==> flow/design.v <==
`timescale 1ns/10ps
module  CED(
	input  clk,
	input  rst,
	input  enable,
	output reg ird,
	input  [7:0] idata,	
	output reg [13:0] iaddr,
	output reg cwr_mag_0,
	output reg [12:0] cdata_mag_wr0,
	output reg crd_mag_0,
	input  [12:0] cdata_mag_rd0,
	output reg [13:0] caddr_mag_0,
	output reg cwr_ang_0,
	output reg [12:0] cdata_ang_wr0,
	output reg crd_ang_0,
	input  [12:0] cdata_ang_rd0,
	output reg [13:0] caddr_ang_0,
	output reg cwr1,
	output reg [12:0] cdata_wr1,
	output reg crd1,
	input  [12:0] cdata_rd1,
	output reg [13:0] caddr_1,
	output reg cwr2,
	output reg [12:0] cdata_wr2,
	output reg [13:0] caddr_2,
	output reg done
);
reg [5:0] state,next_state,i;
reg [7:0] Grayscale_temp[0:8];
reg signed [12:0] magnitude_L0[0:8];
reg [12:0] angle_L0[0:8];
reg signed [12:0] Gx,Gy,magnitude;
reg signed [12:0] Gx_abs,Gy_abs;
reg [15:0] n,j;
reg [12:0]angle;
reg signed[28:0] Gy_temp,angle_tmp, Gy_temp1;
parameter INIT=5'd0,GRAYSCALE_ADDR=5'd1,WAIT=5'd2,GRAYSCALE_DATA=5'd3,
          LAYER0=5'd4,INIT1=5'd5,LAYER1_ADDR=5'd6,WAIT1=5'd7,LAYER1_DATA=5'd8,
		  LAYER1_DATA1=5'd9,NMS=5'd10,INIT2=5'd11,LAYER2_ADDR=5'd12,
		  WAIT2=5'd13,LAYER2_DATA=5'd14,LAYER2_DATA1=5'd15,HT=5'd16,FINISHED=5'd17;
always @(posedge clk or posedge rst ) begin
  if(rst) state<=INIT;
  else state<=next_state;
end
always @(*) begin
	case (state)
		INIT:begin
		  next_state=(enable)?GRAYSCALE_ADDR:INIT;
		end 
		GRAYSCALE_ADDR:begin
		  next_state=WAIT;
		end
        WAIT:begin
		   next_state=GRAYSCALE_DATA;
		end
        GRAYSCALE_DATA:begin
			next_state=(i>8)?LAYER0:GRAYSCALE_ADDR;  
		end
		LAYER0:begin
		   next_state=(j>15875)?INIT1:GRAYSCALE_ADDR;
		end
        INIT1:begin
          next_state=LAYER1_ADDR;
        end
        LAYER1_ADDR:begin
            next_state=WAIT1;
	    end 
        WAIT1:begin
		   if((n>0&&n<125)||(n%126==0)||(n%126==125)||(n>15750&&n<15875))next_state=LAYER1_DATA1;
		   else next_state=LAYER1_DATA;
		end
		LAYER1_DATA:begin
		  next_state=(i>8)?NMS:LAYER1_ADDR; 
		end
		LAYER1_DATA1:begin
          next_state=LAYER1_ADDR;
		end
        NMS:begin
		  next_state=(n>15875)?INIT2:LAYER1_ADDR;
		end
		INIT2:begin
		  next_state=LAYER2_ADDR;
		end
		LAYER2_ADDR:begin
		  next_state=WAIT2;
		end
		WAIT2:begin
		  if((n>0&&n<125)||(n%126==0)||(n%126==125)||(n>15750&&n<15875))next_state=LAYER2_DATA1;
		  else next_state=LAYER2_DATA;
		end
		LAYER2_DATA:begin
		  next_state=(i>8)?HT:LAYER2_ADDR; 
		end
		LAYER2_DATA1:begin
          next_state=LAYER2_ADDR;
		end
		HT:begin
		  next_state=(n>15875)?FINISHED:LAYER2_ADDR;
		end
		default:begin
		  next_state=state;
		end 
	endcase	
end
always @(posedge clk) begin
		case (state)
		INIT:begin
		  n=0;
		  i=0;
		  j=0;
		  done=0;
		  ird=0;
		  cwr_mag_0=0;
		  cwr_ang_0=0;
		  crd_mag_0=0;
		  crd_ang_0=0;
		  cwr1=0;
		  crd1=0;
		  cwr2=0;
		  angle=0;
		  angle_tmp=0;
		end 
		GRAYSCALE_ADDR:begin
		  ird=1;
		  cwr_ang_0=0;
		  cwr_mag_0=0;
		  if (i==0)iaddr=n;
		  else if(i==1)iaddr=n+1;
		  else if(i==2)iaddr=n+2;
		  else if(i==3)iaddr=n+128;
		  else if(i==4)iaddr=n+129;
		  else if(i==5)iaddr=n+130;
		  else if(i==6)iaddr=n+256;
		  else if(i==7)iaddr=n+257;
		  else iaddr=n+258; 
		end
		WAIT:begin
		  angle=0;
		  angle_tmp=0;
		end
        GRAYSCALE_DATA:begin
		  Grayscale_temp[i]=idata;
		  i=i+1;
		end
		LAYER0:begin
		  i=0;
		  ird=0;
		  cwr_ang_0=1;
		  cwr_mag_0=1;
		  n=(n%128==125)?n+3:n+1;
		  Gx=-(Grayscale_temp[0])+Grayscale_temp[2]-(Grayscale_temp[3]<<1)+
		     (Grayscale_temp[5]<<1)-Grayscale_temp[6]+Grayscale_temp[8];
		  Gy=-Grayscale_temp[0]-(Grayscale_temp[1]<<1)-Grayscale_temp[2]+
		     Grayscale_temp[6]+(Grayscale_temp[7]<<1)+Grayscale_temp[8];
          Gx_abs=(Gx[12]==1)?-Gx:Gx;
          Gy_abs=(Gy[12]==1)?-Gy:Gy;
		  magnitude=Gx_abs+Gy_abs;
          angle_tmp=(Gx!=0)?(Gy<<16)/Gx:Gx;
		  if(angle_tmp<$signed(29'h00006A09) && angle_tmp>$signed(29'h1FFF95F7))begin                         
			if (Gx!=0&&Gy==0)angle=13'h00;
			else if (Gx==0&&Gy!=0)angle=13'h5a;
			else angle=13'h00;
		  end         
		  else if(angle_tmp>$signed(29'h00006A09) && angle_tmp<$signed(29'h00026A09))angle=13'h2d;            
		  else if(angle_tmp>$signed(29'h00026A09) || angle_tmp<$signed(29'h1FFD95F7))angle=13'h5a;            
		  else angle=13'h87;
		  caddr_mag_0=j;
		  cdata_mag_wr0=magnitude;
		  caddr_ang_0=j;
          cdata_ang_wr0=angle;
		  j=j+1;
		end
        INIT1:begin
		  j=0;
		  n=0;
		  i=0;
		  cwr_ang_0=0;
		  cwr_mag_0=0;
        end
		LAYER1_ADDR:begin
		  if ((n>0&&n<125)||(n%126==0)||(n%126==125)||(n>15750&&n<15875)) begin
		    cwr1=0;
			caddr_1=n;
		  end
          else begin
		    crd_ang_0=1;
		    crd_mag_0=1;
			cwr1=0;
			if (i==0)begin
			  caddr_ang_0=j;
			  caddr_mag_0=j;
			end
		    else if(i==1)begin
			  caddr_ang_0=j+1;
			  caddr_mag_0=j+1;
			end
		    else if(i==2)begin
			  caddr_ang_0=j+2;
			  caddr_mag_0=j+2;
			end
		    else if(i==3)begin
			  caddr_ang_0=j+126;
			  caddr_mag_0=j+126;
			end
		    else if(i==4)begin
			  caddr_ang_0=j+127;
			  caddr_mag_0=j+127;
			end
		    else if(i==5)begin
			  caddr_ang_0=j+128;
			  caddr_mag_0=j+128;
			end
		    else if(i==6)begin
			  caddr_ang_0=j+252;
			  caddr_mag_0=j+252;
			end
		    else if(i==7)begin
			  caddr_ang_0=j+253;
			  caddr_mag_0=j+253;
			end
		    else begin
			  caddr_ang_0=j+254;
			  caddr_mag_0=j+254;
			end
		  end
		end
		LAYER1_DATA:begin
		  angle_L0[i]=cdata_ang_rd0;
		  magnitude_L0[i]=cdata_mag_rd0;
		  i=i+1;
		end
		LAYER1_DATA1:begin
          	cwr1=1;
			cdata_wr1=0;
			n=n+1;
		end
		NMS:begin
		  crd_ang_0=0;
		  crd_mag_0=0;
		  cwr1=1;
		  caddr_1=n;
		  if (angle_L0[4]==13'h00) begin
            cdata_wr1=(magnitude_L0[4]>=magnitude_L0[3]
			          &&magnitude_L0[4]>=magnitude_L0[5])?magnitude_L0[4]:0;			
		  end
		  else if (angle_L0[4]==13'h2d) begin
			cdata_wr1=(magnitude_L0[4]>=magnitude_L0[2]
			          &&magnitude_L0[4]>=magnitude_L0[6])?magnitude_L0[4]:0;	
		  end
          else if (angle_L0[4]==13'h5a) begin
			cdata_wr1=(magnitude_L0[4]>=magnitude_L0[1]
			          &&magnitude_L0[4]>=magnitude_L0[7])?magnitude_L0[4]:0;	
		  end
		  else begin
			cdata_wr1=(magnitude_L0[4]>=magnitude_L0[0]
			          &&magnitude_L0[4]>=magnitude_L0[8])?magnitude_L0[4]:0;
		  end
		  j=(j%126==123)?j+3:j+1;
		  n=n+1;
		  i=0;
		end
		INIT2:begin
		  j=0;
		  n=0;
		  i=0;
          cwr1=0;
		end
		LAYER2_ADDR:begin
		  if ((n>0&&n<125)||(n%126==0)||(n%126==125)||(n>15750&&n<15875)) begin
		    cwr2=0;
			caddr_2=n;
		  end
          else begin
            crd1=1;
			cwr2=0;
			if (i==0)caddr_1=j;
		    else if(i==1)caddr_1=j+1;
		    else if(i==2)caddr_1=j+2;
		    else if(i==3)caddr_1=j+126;
		    else if(i==4)caddr_1=j+127;
		    else if(i==5)caddr_1=j+128;
		    else if(i==6)caddr_1=j+252;
		    else if(i==7)caddr_1=j+253;
		    else caddr_1=j+254;
		  end
		end
		LAYER2_DATA:begin
		  magnitude_L0[i]=cdata_rd1;
		  i=i+1;
		end	
		LAYER2_DATA1:begin
          	cwr2=1;
			cdata_wr2=0;
			n=n+1;
		end
		HT:begin
          crd1=0;
		  cwr2=1;
		  caddr_2=n;
          if (magnitude_L0[4]>=13'd100)cdata_wr2=13'd255;
		  else if(magnitude_L0[4]<13'd50)cdata_wr2=13'd0;
		  else begin
			if ((magnitude_L0[0]>=13'd100)||(magnitude_L0[1]>=13'd100)||
			    (magnitude_L0[2]>=13'd100)||(magnitude_L0[3]>=13'd100)||
				(magnitude_L0[5]>=13'd100)||(magnitude_L0[6]>=13'd100)||
				(magnitude_L0[7]>=13'd100)||(magnitude_L0[8]>=13'd100)) begin
				cdata_wr2=13'd255;
			end
			else cdata_wr2=13'd0;
		  end
		  j=(j%126==123)?j+3:j+1;
		  n=n+1;
		  i=0;
		end
		FINISHED:begin
		  done=1;
		end
		default:begin
		end 
	endcase
end
endmodule
# From RTL to reports: CED
# Each step is given for the RTL above and for the edited RTL.
# "before" refers to lines of the RTL above, "after" to lines of the edited file.
# "change": "after" minus "before" as printed here.
# Library cell names are shortened.
# Not given: n/a
# inputs
top_module,CED
clock_port,clk
library,sky130hd
corner,tt_025C_1v80

# Edit of the RTL
# Unified diff, file above to edited file.
# The edit is scripted, without regard to the design's behaviour, which it may alter; it was not made to optimise anything.
# begin of diff
@@ -6,5 +6,5 @@
 	output reg ird,
 	input  [7:0] idata,	
-	output reg [13:0] iaddr,
+	output reg [14:0] iaddr,
 	output reg cwr_mag_0,
 	output reg [12:0] cdata_mag_wr0,
# end of diff

# Word level
# Source: Yosys, flattened and elaborated. Widths are those after wreduce. Registers that Yosys merges into a memory's read port (data or address) are not register bits. Print and check cells do not count.
# bits
item,before,after,change
in_bits,50,50,0
output_inout_bits,131,132,1
register_bits,353,354,1
romBits,0,0,0
ramBits,0,0,0
clocked_rd_ports_x_width,0,0,0
latchBits,0,0,0
memories,0,0,0
# op_classes
item,before,after,change
logic,0,0,0
equal,59,59,0
shift,0,0,0
reduce_and_logical,85,85,0
mux,91,91,0
div_mod_pow,3,3,0
multipliers,0,0,0
n_cmp,31,31,0
addsub,33,33,0
# ops
op,before,after,change
14-bit 2-to-1 mux,18,10,-8
15-bit 2-to-1 mux,0,8,8
14-bit by 8-bit adder with 14-bit output with constant B,7,4,-3
14-bit by 9-bit adder with 14-bit output with constant B,3,0,-3
15-bit by 8-bit adder with 15-bit output with constant B,0,3,3
15-bit by 9-bit adder with 15-bit output with constant B,0,3,3
14-bit by 2-bit adder with 14-bit output with constant B,2,1,-1
15-bit by 2-bit adder with 15-bit output with constant B,0,1,1
# Unchanged operator kinds not shown: 72.

# Depth
# Longest topological path by Yosys (ltp), each cell counted once; first at word level (registers and memories cut), then after technology mapping (sequential cells cut; the memories' decode and read muxes count).
# logic_depth
item,before,after,change
depth_word,13,13,0
abc_area,0,0,n/a
mapped_depth,453,460,7
ltp_nobuf,423,425,2

# Mapped cells and area
# The flow's flattened synthesis, as Yosys stat reports it; memories are mapped. The netlist is that of the ABC_AREA named above (0 if unset); the other value can give another one.
# types
cell_type,before,after,change
nand2_1,519,584,65
a21oi_1,446,505,59
nor2_1,587,547,-40
nor3_1,182,220,38
a21o_1,168,136,-32
o21ai_0,440,415,-25
and2_1,74,53,-21
inv_1,494,477,-17
a21boi_0,67,50,-17
mux2_2,103,88,-15
a211oi_1,69,56,-13
nand2b_1,91,79,-12
o22ai_1,40,31,-9
a2111oi_0,16,7,-9
nand3b_1,12,21,9
clkbuf_1,193,185,-8
and3_1,99,107,8
or3_1,76,84,8
# Unchanged cell types not shown: 16.
# The list need not be complete.
# mapped
item,before,after,change
flip_flops,346,347,1
seqArea_mm2,0.0103011,0.0103312,0.0000301
cells,6576,6532,-44
buffers,263,264,1
yosys_area_mm2,0.0517659,0.0510527,-0.0007132

# Worst setup path after synthesis
# Path of least setup slack by OpenSTA after synthesis, without wires, with an ideal clock, recovery checks aside; 20% of the period is set as input and as output delay. Where synthesis merged equal registers, the netlist keeps one of their names.
# synth_path
item,before,after,change
path_kind,register to register,register to register,n/a
start,register Grayscale_temp[0][0],register Grayscale_temp[0][0],n/a
end,register cdata_ang_wr0[3],register cdata_ang_wr0[3],n/a
clock_period_ns,90.0,90.0,0.0
t_first_pin_ns,0.000,0.000,0.000
path_buffers,38,45,7
stages,443,447,4
arrival_time_ns,83.368,84.272,0.904
delay_ns,83.641,84.554,0.913
setup_slack_ns,6.359,5.447,-0.912
synth_period_reached_ns,83.641,84.553,0.912
# "delay_ns" = arrival - input delay + setup time.
# "stages": output pins that drive a net of the path, with the launching flip-flop's if there is one; two outputs of one cell count as two.
# "synth_period_reached_ns" is the clock period less the worst setup slack; recovery checks do not enter. This is arithmetic on one report: input and output delays are still those of the set period (20% each).
# The rows between start and end are the longest chain of elaborated cells between them; the timing report does not say that the signal goes this way. Where chains are equally long, one stands for them.
# A line is the first line of the expression or statement that the cell stems from. Yosys adds cells for indexed reads and writes and turns some case tables into memories.
# synth_via_before
path_cell_list,edfxtp_1 > inv_1 > ha_1 > xor2_1 > xnor2_1 > fa_1 > inv_1 > fa_1 > inv_1 > ha_1 > a21o_1 > a21oi_1 > o21ai_0 > a21oi_1 > o21ai_0 > a21oi_1 > o21ai_0 > a2111o_1 > (+407 left out) > a221oi_1 > o21ai_0 > a21oi_1 > o311ai_0 > nand2_1 > ha_1 > and3_1 > clkbuf_1 > and4_1 > clkbuf_1 > a21oi_1 > xnor2_1 > nand3_1 > or4b_2 > nand3_1 > o31ai_1 > a211oi_1 > a21oi_1
elab_chain_cells,13
# synth_rtl_before
item,line_no,source
"start, declared",30,reg [7:0] Grayscale_temp[0:8];
"start, assigned",143,Grayscale_temp[i]=idata;
8-bit negation with 13-bit output,154,Gy=-Grayscale_temp[0]-(Grayscale_temp[1]<<1)-Grayscale_temp[2]+
13-bit by 9-bit subtractor with 13-bit output,154,
13-bit by 8-bit subtractor with 13-bit output,154,
13-bit by 8-bit adder with 13-bit output,154,
13-bit by 9-bit adder with 13-bit output,154,
13-bit by 8-bit adder with 13-bit output,154,
29-bit by 13-bit divider with 29-bit output,159,angle_tmp=(Gx!=0)?(Gy<<16)/Gx:Gx;
29-bit 2-to-1 mux,159,
29-bit by 19-bit > comparator with 1-bit output,166,else if(angle_tmp>$signed(29'h00026A09) || angle_tmp<$signed(29'h1FFD95F7))angle=13'h5a;
1-bit logical OR,166,
8-bit 2-to-1 mux,166,
8-bit 2-to-1 mux,165,else if(angle_tmp>$signed(29'h00006A09) && angle_tmp<$signed(29'h00026A09))angle=13'h2d;
8-bit 2-to-1 mux,160,if(angle_tmp<$signed(29'h00006A09) && angle_tmp>$signed(29'h1FFF95F7))begin
"end, assigned",171,cdata_ang_wr0=angle;
"end, declared",15,"output reg [12:0] cdata_ang_wr0,"
# synth_via_after
path_cell_list,edfxtp_1 > inv_1 > ha_1 > xor2_1 > xnor2_1 > fa_1 > inv_1 > fa_1 > inv_1 > ha_1 > a21o_1 > a21oi_1 > o21ai_0 > a21oi_1 > o21ai_0 > a21oi_1 > o21bai_1 > a2111oi_0 > (+411 left out) > o21ai_0 > nand2b_1 > a221oi_1 > o21ai_0 > a221o_1 > a221oi_1 > ha_1 > o211a_1 > clkbuf_1 > clkbuf_1 > a41oi_1 > xnor2_1 > nor3_1 > nand4_1 > nor4_1 > o21ai_0 > a211oi_1 > a22oi_1
elab_chain_cells,13
# synth_rtl_after
item,line_no,source
"start, declared",30,reg [7:0] Grayscale_temp[0:8];
"start, assigned",143,Grayscale_temp[i]=idata;
8-bit negation with 13-bit output,154,Gy=-Grayscale_temp[0]-(Grayscale_temp[1]<<1)-Grayscale_temp[2]+
13-bit by 9-bit subtractor with 13-bit output,154,
13-bit by 8-bit subtractor with 13-bit output,154,
13-bit by 8-bit adder with 13-bit output,154,
13-bit by 9-bit adder with 13-bit output,154,
13-bit by 8-bit adder with 13-bit output,154,
29-bit by 13-bit divider with 29-bit output,159,angle_tmp=(Gx!=0)?(Gy<<16)/Gx:Gx;
29-bit 2-to-1 mux,159,
29-bit by 19-bit > comparator with 1-bit output,166,else if(angle_tmp>$signed(29'h00026A09) || angle_tmp<$signed(29'h1FFD95F7))angle=13'h5a;
1-bit logical OR,166,
8-bit 2-to-1 mux,166,
8-bit 2-to-1 mux,165,else if(angle_tmp>$signed(29'h00006A09) && angle_tmp<$signed(29'h00026A09))angle=13'h2d;
8-bit 2-to-1 mux,160,if(angle_tmp<$signed(29'h00006A09) && angle_tmp>$signed(29'h1FFF95F7))begin
"end, assigned",171,cdata_ang_wr0=angle;
"end, declared",15,"output reg [12:0] cdata_ang_wr0,"

# Worst path after layout
# Path of least setup slack in the final report of the runs of set A (OpenROAD, finished layout, wires in). Where an end is a register, its clock arrival counts in the times.
# layout_path
item,before,after,change
path_kind,register to register,register to register,n/a
start,register Grayscale_temp[0][0],register Grayscale_temp[0][0],n/a
end,register cdata_ang_wr0[3],register cdata_ang_wr0[3],n/a
path_buffers,7,7,0
arrival_time_ns,83.33,83.38,0.05
stages,416,414,-2
t_first_pin_ns,0.57,0.60,0.03
clock_period_ns,90.0,90.0,0.0
setup_slack_ns,6.98,6.92,-0.06
# The rows between start and end are the longest chain of elaborated cells between them; the timing report does not say that the signal goes this way. Where chains are equally long, one stands for them.
# layout_via_before
path_cell_list,edfxtp_1 > inv_1 > ha_1 > inv_1 > fa_1 > inv_1 > fa_1 > inv_1 > fa_1 > inv_1 > ha_1 > inv_1 > fa_1 > nor2b_1 > o21ai_0 > a21boi_0 > o21ai_0 > a21boi_0 > (+380 left out) > o21ai_0 > nand2b_1 > a221oi_1 > o21ai_0 > a21oi_1 > o311ai_0 > nand2_1 > ha_1 > nand2_1 > o41ai_4 > xnor2_1 > and2_1 > nand4b_1 > or4b_2 > nand3_1 > o31ai_1 > a211oi_2 > a21oi_1
elab_chain_cells,13
# layout_rtl_before
item,line_no,source
"start, declared",30,reg [7:0] Grayscale_temp[0:8];
"start, assigned",143,Grayscale_temp[i]=idata;
8-bit negation with 13-bit output,154,Gy=-Grayscale_temp[0]-(Grayscale_temp[1]<<1)-Grayscale_temp[2]+
13-bit by 9-bit subtractor with 13-bit output,154,
13-bit by 8-bit subtractor with 13-bit output,154,
13-bit by 8-bit adder with 13-bit output,154,
13-bit by 9-bit adder with 13-bit output,154,
13-bit by 8-bit adder with 13-bit output,154,
29-bit by 13-bit divider with 29-bit output,159,angle_tmp=(Gx!=0)?(Gy<<16)/Gx:Gx;
29-bit 2-to-1 mux,159,
29-bit by 19-bit > comparator with 1-bit output,166,else if(angle_tmp>$signed(29'h00026A09) || angle_tmp<$signed(29'h1FFD95F7))angle=13'h5a;
1-bit logical OR,166,
8-bit 2-to-1 mux,166,
8-bit 2-to-1 mux,165,else if(angle_tmp>$signed(29'h00006A09) && angle_tmp<$signed(29'h00026A09))angle=13'h2d;
8-bit 2-to-1 mux,160,if(angle_tmp<$signed(29'h00006A09) && angle_tmp>$signed(29'h1FFF95F7))begin
"end, assigned",171,cdata_ang_wr0=angle;
"end, declared",15,"output reg [12:0] cdata_ang_wr0,"
# layout_via_after
path_cell_list,edfxtp_1 > inv_1 > ha_1 > inv_1 > fa_1 > inv_1 > fa_1 > inv_1 > fa_1 > inv_1 > ha_1 > a21o_1 > a21oi_1 > o21ai_0 > a21oi_2 > o21ai_0 > a21oi_2 > o211ai_1 > (+378 left out) > nor2b_1 > o21ai_0 > nand2b_1 > a221oi_1 > o21ai_0 > a221o_1 > a221oi_4 > ha_1 > o211a_4 > buf_4 > a41oi_1 > xnor2_1 > and3_1 > o31ai_1 > a31oi_1 > o21ai_0 > a211oi_2 > a22oi_1
elab_chain_cells,13
# layout_rtl_after
item,line_no,source
"start, declared",30,reg [7:0] Grayscale_temp[0:8];
"start, assigned",143,Grayscale_temp[i]=idata;
8-bit negation with 13-bit output,154,Gy=-Grayscale_temp[0]-(Grayscale_temp[1]<<1)-Grayscale_temp[2]+
13-bit by 9-bit subtractor with 13-bit output,154,
13-bit by 8-bit subtractor with 13-bit output,154,
13-bit by 8-bit adder with 13-bit output,154,
13-bit by 9-bit adder with 13-bit output,154,
13-bit by 8-bit adder with 13-bit output,154,
29-bit by 13-bit divider with 29-bit output,159,angle_tmp=(Gx!=0)?(Gy<<16)/Gx:Gx;
29-bit 2-to-1 mux,159,
29-bit by 19-bit > comparator with 1-bit output,166,else if(angle_tmp>$signed(29'h00026A09) || angle_tmp<$signed(29'h1FFD95F7))angle=13'h5a;
1-bit logical OR,166,
8-bit 2-to-1 mux,166,
8-bit 2-to-1 mux,165,else if(angle_tmp>$signed(29'h00006A09) && angle_tmp<$signed(29'h00026A09))angle=13'h2d;
8-bit 2-to-1 mux,160,if(angle_tmp<$signed(29'h00006A09) && angle_tmp>$signed(29'h1FFF95F7))begin
"end, assigned",171,cdata_ang_wr0=angle;
"end, declared",15,"output reg [12:0] cdata_ang_wr0,"

# Measured runs
# Both versions went through the flow (Yosys, OpenROAD) with the same settings in each pair. Constraints: input delay and output delay 20% of the set period each, output load 0.01 pF.
# settings_set_A
CORE_UTILIZATION,40
PLACE_DENSITY,0.6
period_ns,90.0
CAP_MARGIN,20
CORE_MARGIN,2
SLEW_MARGIN,20
# measured_set_A
item,before,after,change
setupTns_ns,0.000,0.000,0.000
ws_setup_ns,6.978,6.920,-0.058
finish.stdcell_area_mm2,0.057833,0.0571248,-0.0007082
achieved_clock_period_ns,83.022,83.080,0.058
yosys_chip_area_mm2,0.0517659,0.0510527,-0.0007132
util_pct,45.2,45.0,-0.2
die_mm2,0.132307,0.130505,-0.001802
fin_hold_ws_ns,0.361,0.361,0.000
# settings_set_B
CAP_MARGIN,40
CELL_PAD_IN_SITES_DETAIL_PLACEMENT,0
CORE_MARGIN,9
CORE_UTILIZATION,51
CTS_CLUSTER_SIZE,40
GPL_ROUTABILITY_DRIVEN,0
GPL_TIMING_DRIVEN,0
PLACE_DENSITY_LB_ADDON,0.18
SETUP_SLACK_MARGIN,-0.37
SLEW_MARGIN,10
TNS_END_PERCENT,55
period_ns,48.2
# measured_set_B
item,before,after,change
setupTns_ns,-184.990,-190.806,-5.816
ws_setup_ns,-30.943,-31.915,-0.972
finish.stdcell_area_mm2,0.0612863,0.0604768,-0.0008095
achieved_clock_period_ns,79.143,80.115,0.972
yosys_chip_area_mm2,0.0517659,0.0510527,-0.0007132
util_pct,61.0,61.2,0.2
die_mm2,0.113296,0.111817,-0.001479
fin_hold_ws_ns,0.358,0.347,-0.011
# "achieved_clock_period_ns" means the clock period less the worst setup slack. The figure is calculated, with input and output delays left at 20% of the set period.
